==> flow/design.v <==
module single_stage_mult(clock, reset, 
                         product_in,  mplier_in,  mcand_in,  bmask_in,  inst_valid_in, dest_reg_in, NPC_in,
                         br_rec_en_1, br_rec_en_2, br_marker_1, br_marker_2, br_mispre_1, br_mispre_2,
                         product_out, mplier_out, mcand_out, bmask_out, inst_valid_out, dest_reg_out, NPC_out);
  input clock, reset, inst_valid_in;
  input [3:0]  bmask_in;
  input [63:0] product_in, mplier_in, mcand_in;
  input [5:0] dest_reg_in;
  input [63:0] NPC_in;
  input br_rec_en_1, br_rec_en_2;
  input [2:0] br_marker_1, br_marker_2;
  input br_mispre_1, br_mispre_2;
  output reg inst_valid_out;
  output reg [3:0]  bmask_out;
  output reg [63:0] mplier_out, mcand_out;
  output reg [5:0] dest_reg_out;
  output reg [63:0] NPC_out;
  output wire [63:0] product_out;
  reg  [63:0] prod_in_reg, partial_prod_reg;
  wire [63:0] partial_product, next_mplier, next_mcand;
  assign product_out = prod_in_reg + partial_prod_reg;
  assign partial_product = mplier_in[15:0] * mcand_in;
  assign next_mplier = {16'b0,mplier_in[63:16]};
  assign next_mcand = {mcand_in[47:0],16'b0};
  always @(posedge clock)
  begin
    prod_in_reg      <= product_in;
    partial_prod_reg <= partial_product;
    mplier_out       <= next_mplier;
    mcand_out        <= next_mcand;
  end
  reg next_inst_valid_out;
  reg [3:0] next_bmask_out;
  always@(*) begin
    next_inst_valid_out = inst_valid_in;
    next_bmask_out       = bmask_in;
    if( br_rec_en_1 & br_mispre_1 & bmask_in[br_marker_1] ) next_inst_valid_out = 0;
    else if( br_rec_en_2 & br_mispre_2 & bmask_in[br_marker_2] ) next_inst_valid_out = 0;
    if( br_rec_en_1 ) next_bmask_out[br_marker_1] = 0;
    if( br_rec_en_2 ) next_bmask_out[br_marker_2] = 0;
  end
  always@(posedge clock)
  begin
    if(reset) begin
      inst_valid_out <= 1'b0;
      bmask_out      <= 0;
      NPC_out        <= 0;
      dest_reg_out   <= 6'd31;
    end
    else begin
      inst_valid_out <= next_inst_valid_out;
      bmask_out      <= next_bmask_out;
      NPC_out        <= NPC_in;
      dest_reg_out   <= dest_reg_in;
    end
  end
endmodule
module eight_stage_mult(clock, reset,
                        mplier, mcand, bmask_in, inst_valid_in, dest_reg_in, NPC_in,
                        br_rec_en_1, br_rec_en_2, br_marker_1, br_marker_2, br_mispre_1, br_mispre_2,
                        bmask_out, product, inst_valid_out, dest_reg_out, NPC_out);
  input clock, reset, inst_valid_in;
  input [5:0] dest_reg_in;
  input [63:0] NPC_in;
  input [3:0]  bmask_in;
  input [63:0] mcand, mplier;
  input br_rec_en_1, br_rec_en_2;
  input [2:0] br_marker_1, br_marker_2;
  input br_mispre_1, br_mispre_2;
  output [3:0]  bmask_out;
  output [63:0] product;
  output inst_valid_out;
  output [5:0] dest_reg_out;
  output [63:0] NPC_out;
  wire [63:0] mcand_out, mplier_out;
  wire [(3*4) -1:0] internal_bmask;
  wire [(3*6) -1:0] internal_dest_reg;
  wire [(3*64)-1:0] internal_products, internal_mcands, internal_mpliers, internal_NPC;
  wire [(3*1)- 1:0] internal_inst_valid_outs;
  single_stage_mult mstage [3:0] 
    (.clock(clock),
     .reset(reset),
     .product_in({internal_products,64'h0}),
     .mplier_in({internal_mpliers,mplier}),
     .mcand_in({internal_mcands,mcand}),
     .bmask_in({internal_bmask, bmask_in}),
     .inst_valid_in({internal_inst_valid_outs,inst_valid_in}),
     .dest_reg_in({internal_dest_reg, dest_reg_in}),
     .NPC_in({internal_NPC, NPC_in}),
     .br_rec_en_1(br_rec_en_1),
     .br_rec_en_2(br_rec_en_2),
     .br_marker_1(br_marker_1),
     .br_marker_2(br_marker_2),
     .br_mispre_1(br_mispre_1),
     .br_mispre_2(br_mispre_2),
     .product_out({product,internal_products}),
     .mplier_out({mplier_out,internal_mpliers}),
     .mcand_out({mcand_out,internal_mcands}),
     .bmask_out({bmask_out, internal_bmask}),
     .inst_valid_out({inst_valid_out,internal_inst_valid_outs}),
     .dest_reg_out({dest_reg_out, internal_dest_reg}),
     .NPC_out({NPC_out, internal_NPC})
    );
endmodule
### From RTL to reports: eight_stage_mult

What the tools print for eight_stage_mult, step after step.
Lines are those of the file above, counted from 1.
Operators carry their Yosys type and port widths (W data, S select, Z words).
A cell with n/a has no value.

| set-up | value |
|---|---|
| design top | eight_stage_mult |
| clock | clock |
| library | sky130hd |
| corner | tt_025C_1v80 |

### After elaboration

Yosys after proc, flatten, opt, wreduce and memory -nomap, before mapping. Enables and synchronous resets that opt folds into registers are not counted as muxes. Memory bits, and registers merged into a memory's read port (data or address), are not among the register bits. Print and check cells are not counted. Equal cells are merged and count once.

| operators by class | value |
|---|---|
| muxes and demuxes | 8 |
| reduce/logical cells | 4 |
| shift-type cells | 12 |
| $mul | 4 |
| add/sub/neg operators | 5 |
| bitwise operators | 28 |

Operators with widths:

| operator | number |
|---|---|
| $mul A16 B64 Y64 | 1 |
| $mul A16 B48 Y48 | 1 |
| $mul A16 B32 Y32 | 1 |
| $mul A16 B16 Y16 | 1 |
| $add A64 B64 Y64 | 3 |
| $shiftx A4 B3 Y1 | 8 |
| $and A4 B4 Y4 | 8 |
| $or A4 B4 Y4 | 8 |
| $mux W4 | 8 |
| $shift A1 B4 Y4 const A | 4 |
| $reduce_or A3 Y1 | 4 |
| $and A1 B1 Y1 | 10 |
| $neg A3 Y4 | 2 |
| $not A4 Y4 | 2 |

| storage and ports | value |
|---|---|
| input port bits | 215 |
| bits in registers | 844 |

### Longest topological paths

Longest topological path by Yosys (ltp), each cell counted once; first at word level (registers and memories cut), then after technology mapping (sequential cells cut; the memories' decode and read muxes count).

| logic depth | value |
|---|---|
| depth in word-level cells | 9 |
| ABC_AREA | 0 |
| gate-level depth with buffers | 27 |
| depth with buffers taken out | 25 |

### Mapped cells and area

Source: synth_stat.txt of the flow (Yosys; design flattened, memories mapped). It holds for the ABC_AREA given above (unset counts as 0); a run with the other value may have another netlist.

| mapped netlist | value |
|---|---|
| flip-flops | 844 |
| cell count | 9018 |
| buffer cells | 453 |
| cell area after synthesis | 84775.1 um^2 |

Cells by type:

| cell type | number | area in all (um^2) |
|---|---|---|
| sky130_fd_sc_hd__fa_1 | 1667 | 3.34E+04 |
| sky130_fd_sc_hd__dfxtp_1 | 844 | 1.69E+04 |
| sky130_fd_sc_hd__inv_1 | 1867 | 7.01E+03 |
| sky130_fd_sc_hd__nand2_1 | 1542 | 5.79E+03 |
| sky130_fd_sc_hd__ha_1 | 393 | 4.92E+03 |
| sky130_fd_sc_hd__and2_1 | 658 | 4.12E+03 |
| sky130_fd_sc_hd__xnor2_1 | 248 | 2.17E+03 |
| sky130_fd_sc_hd__nor2b_1 | 296 | 1.85E+03 |
| sky130_fd_sc_hd__clkbuf_1 | 398 | 1.49E+03 |
| sky130_fd_sc_hd__a21oi_1 | 195 | 975.936 |
| sky130_fd_sc_hd__xor2_1 | 91 | 797.014 |
| sky130_fd_sc_hd__a21o_1 | 102 | 765.734 |
| sky130_fd_sc_hd__nor2_1 | 133 | 499.229 |
| sky130_fd_sc_hd__o21ai_0 | 74 | 370.355 |
| sky130_fd_sc_hd__buf_4 | 48 | 360.346 |
| sky130_fd_sc_hd__o21bai_1 | 33 | 247.738 |
| sky130_fd_sc_hd__o21a_1 | 32 | 240.23 |
| sky130_fd_sc_hd__nand3_1 | 38 | 190.182 |

Not listed: further types 62, cells in them 359.
The figures by module come from a second, unflattened synthesis with its own total; it is not the netlist above.

| unflattened totals | value |
|---|---|
| cell total of the unflattened synthesis | 16393 |
| area total of the unflattened synthesis | 149482.1 um^2 |

Rows give one instance, submodules left out.

By module:

| module | area (um^2) | cells | instances | sequential area (um^2) |
|---|---|---|---|---|
| single_stage_mult | 37369.6 | 4098 | 4 | 5985.7 |
| eight_stage_mult | 3.8 | 1 | 1 | 0.0 |

### Path before layout

OpenSTA on the mapped netlist: ideal clock, no wires. The path of least setup slack (recovery checks aside). Input and output delay are each 20% of the period. Register names are those of the netlist, which keeps one name where synthesis merged equal registers.

| path after synthesis | value |
|---|---|
| path kind | input-to-reg |
| start | in mplier[7] |
| end | reg mstage[0].partial_prod_reg[63] |
| setup time | 0.118 ns |
| stages | 26 |
| required time | 8.882 ns |
| setup slack | 0.799 ns |
| clock period | 9.0 ns |
| external input delay | 1.800 ns |
| path delay | 6.401 ns |
| buffers on the path | 2 |
| arrival | 8.083 ns |
| launch time at the first pin | 1.800 ns |
| synthesis period reached | 8.201 ns |

"path delay" = arrival - input delay + setup time.
"stages" counts driving pins, that of a launching flip-flop among them; a cell with two outputs on the path counts twice.
"synthesis period reached" is the clock period less the worst setup slack; recovery checks do not enter. This is arithmetic on one report: input and output delays are still those of the set period (20% each).
The rows between start and end are the longest chain of elaborated cells between them; the timing report does not say that the signal goes this way. Where chains are equally long, one stands for them.
Each line given opens the expression or statement behind the cell; cells for indexed reads and writes are added by Yosys, which also makes memories of some case tables.

| between the ends, after synthesis | value |
|---|---|
| path through | sky130_fd_sc_hd__clkbuf_1 > sky130_fd_sc_hd__clkbuf_1 > sky130_fd_sc_hd__nand2_1 > sky130_fd_sc_hd__fa_1 > sky130_fd_sc_hd__inv_1 > sky130_fd_sc_hd__fa_1 > sky130_fd_sc_hd__inv_1 > sky130_fd_sc_hd__fa_1 > sky130_fd_sc_hd__inv_1 > sky130_fd_sc_hd__fa_1 > sky130_fd_sc_hd__fa_1 > sky130_fd_sc_hd__inv_1 > sky130_fd_sc_hd__fa_1 > sky130_fd_sc_hd__inv_1 > sky130_fd_sc_hd__ha_1 > sky130_fd_sc_hd__a211oi_1 > sky130_fd_sc_hd__nor2_1 > sky130_fd_sc_hd__o41a_1 > sky130_fd_sc_hd__nor4_2 > sky130_fd_sc_hd__a21oi_1 > sky130_fd_sc_hd__o21a_1 > sky130_fd_sc_hd__a311oi_2 > sky130_fd_sc_hd__o31a_1 > sky130_fd_sc_hd__o21ai_1 > sky130_fd_sc_hd__a21oi_2 > sky130_fd_sc_hd__xnor2_1 |
| cells in the longest elaborated chain | 1 |
| elaborated cells between the ends (all ways) | 1 |

RTL lines, path after synthesis:

| what | RTL line | RTL |
|---|---|---|
| start: declaration | 66 | `input [63:0] mcand, mplier;` |
| $mul A16 B64 Y64 | 22 |  |
| end: assignment | 28 |  |
| end: declaration | 19 | `reg  [63:0] prod_in_reg, partial_prod_reg;` |

### Timing after layout

Path of least setup slack in the final report of stored run 1 (OpenROAD, finished layout, wires in). Where an end is a register, its clock arrival counts in the times.

| path after layout | value |
|---|---|
| path kind | reg-to-reg |
| start | reg mstage[0].mcand_out[22] |
| end | reg mstage[1].partial_prod_reg[63] |
| clock period | 4.91 ns |
| required time | 5.68 ns |
| buffers on the path | 4 |
| stages | 29 |
| setup slack | -1.83 ns |
| setup time | 0.05 ns |
| arrival | 7.52 ns |
| launch time at the first pin | 0.81 ns |

The rows between start and end are the longest chain of elaborated cells between them; the timing report does not say that the signal goes this way. Where chains are equally long, one stands for them.

| between the ends, after layout | value |
|---|---|
| path through | sky130_fd_sc_hd__dfxtp_4 > sky130_fd_sc_hd__buf_12 > sky130_fd_sc_hd__buf_6 > sky130_fd_sc_hd__nand2_4 > sky130_fd_sc_hd__fa_1 > sky130_fd_sc_hd__inv_2 > sky130_fd_sc_hd__fa_1 > sky130_fd_sc_hd__inv_2 > sky130_fd_sc_hd__fa_1 > sky130_fd_sc_hd__inv_2 > sky130_fd_sc_hd__fa_1 > sky130_fd_sc_hd__fa_1 > sky130_fd_sc_hd__inv_1 > sky130_fd_sc_hd__fa_1 > sky130_fd_sc_hd__inv_2 > sky130_fd_sc_hd__ha_4 > sky130_fd_sc_hd__nand2_2 > sky130_fd_sc_hd__nor2_2 > sky130_fd_sc_hd__a211oi_2 > sky130_fd_sc_hd__o41ai_4 > sky130_fd_sc_hd__buf_4 > sky130_fd_sc_hd__a211oi_4 > sky130_fd_sc_hd__buf_12 > sky130_fd_sc_hd__o21ai_4 > sky130_fd_sc_hd__nor3b_4 > sky130_fd_sc_hd__o32a_1 > sky130_fd_sc_hd__a221o_1 > sky130_fd_sc_hd__a21oi_2 > sky130_fd_sc_hd__xnor2_1 |
| cells in the longest elaborated chain | 1 |
| elaborated cells between the ends (all ways) | 1 |

RTL lines, path after layout:

| what | RTL line | RTL |
|---|---|---|
| start: declaration | 15 | `output reg [63:0] mplier_out, mcand_out;` |
| start: assignment | 30 | `mcand_out        <= next_mcand;` |
| $mul A16 B48 Y48 | 22 |  |
| end: assignment | 28 |  |
| end: declaration | 19 | `reg  [63:0] prod_in_reg, partial_prod_reg;` |

Memo
Re: implementation data of eight_stage_mult

eight_stage_mult through Yosys and OpenROAD on sky130hd: 2 stored runs, unordered, with their settings and measured results. The constraints put input and output delay at 20% of the set period each and load the outputs with 0.01 pF.
By "reached clock period" is meant the clock period of the run minus its worst setup slack. This is arithmetic on one report: input and output delays are still those of the set period (20% each).

## Stored run 1

==> flow/run.sh <==
#!/bin/bash
# the make line also repeats the synthesis and layout settings of config.mk as NAME=value (left out here)
make -C /OpenROAD-flow-scripts/flow DESIGN_CONFIG=/design/flow/config.mk WORK_HOME=/design/flow/orfs CLKGATE_MAP_FILE= finish
==> flow/config.mk <==
export PLATFORM = sky130hd
export DESIGN_NAME = eight_stage_mult
export DESIGN_NICKNAME = eight_stage_mult
export VERILOG_FILES = /design/flow/design.v
export SDC_FILE = /design/flow/constraint.sdc
export NUM_CORES = 4
export LEC_CHECK = 0
export CAP_MARGIN = 5
export CELL_PAD_IN_SITES_DETAIL_PLACEMENT = 1
export CELL_PAD_IN_SITES_GLOBAL_PLACEMENT = 3
export CORE_MARGIN = 9
export CORE_UTILIZATION = 29
export CTS_CLUSTER_DIAMETER = 187
export CTS_CLUSTER_SIZE = 86
export GPL_TIMING_DRIVEN = 1
export PLACE_DENSITY_LB_ADDON = 0.21
export SETUP_SLACK_MARGIN = 0.06
export SLEW_MARGIN = 40
export TNS_END_PERCENT = 55
==> flow/constraint.sdc <==
create_clock -name core_clock -period 4.91 [get_ports {clock}]
set_input_delay 0.9820 -clock core_clock [delete_from_list [all_inputs] [get_ports {clock}]]
set_output_delay 0.9820 -clock core_clock [all_outputs]
set_load 0.01 [all_outputs]

| result of stored run 1 | value |
|---|---|
| die outline area | 312118.0 um^2 |
| reached clock period | 6.745 ns |
| utilization after routing | 37.5 % |
| setup slack of the critical path | -1.835 ns |
| total negative slack | -114.872 ns |
| chip area after synthesis (Yosys) | 84775.1 um^2 |
| smallest hold slack | 0.244 ns |

## Stored run 2

==> flow/run.sh <==
#!/bin/bash
# the make line also repeats the synthesis and layout settings of config.mk as NAME=value (left out here)
make -C /OpenROAD-flow-scripts/flow DESIGN_CONFIG=/design/flow/config.mk WORK_HOME=/design/flow/orfs CLKGATE_MAP_FILE= finish
==> flow/config.mk <==
export PLATFORM = sky130hd
export DESIGN_NAME = eight_stage_mult
export DESIGN_NICKNAME = eight_stage_mult
export VERILOG_FILES = /design/flow/design.v
export SDC_FILE = /design/flow/constraint.sdc
export NUM_CORES = 4
export LEC_CHECK = 0
export CAP_MARGIN = 20
export CORE_MARGIN = 2
export CORE_UTILIZATION = 40
export PLACE_DENSITY = 0.6
export SLEW_MARGIN = 20
==> flow/constraint.sdc <==
create_clock -name core_clock -period 9.0 [get_ports {clock}]
set_input_delay 1.8000 -clock core_clock [delete_from_list [all_inputs] [get_ports {clock}]]
set_output_delay 1.8000 -clock core_clock [all_outputs]
set_load 0.01 [all_outputs]

| result of stored run 2 | value |
|---|---|
| reached clock period | 8.374 ns |
| die outline area | 215635.0 um^2 |
| chip area after synthesis (Yosys) | 84775.1 um^2 |
| utilization after routing | 45.5 % |
| smallest hold slack | 0.292 ns |
| total negative slack | 0.000 ns |
| setup slack of the critical path | 0.626 ns |
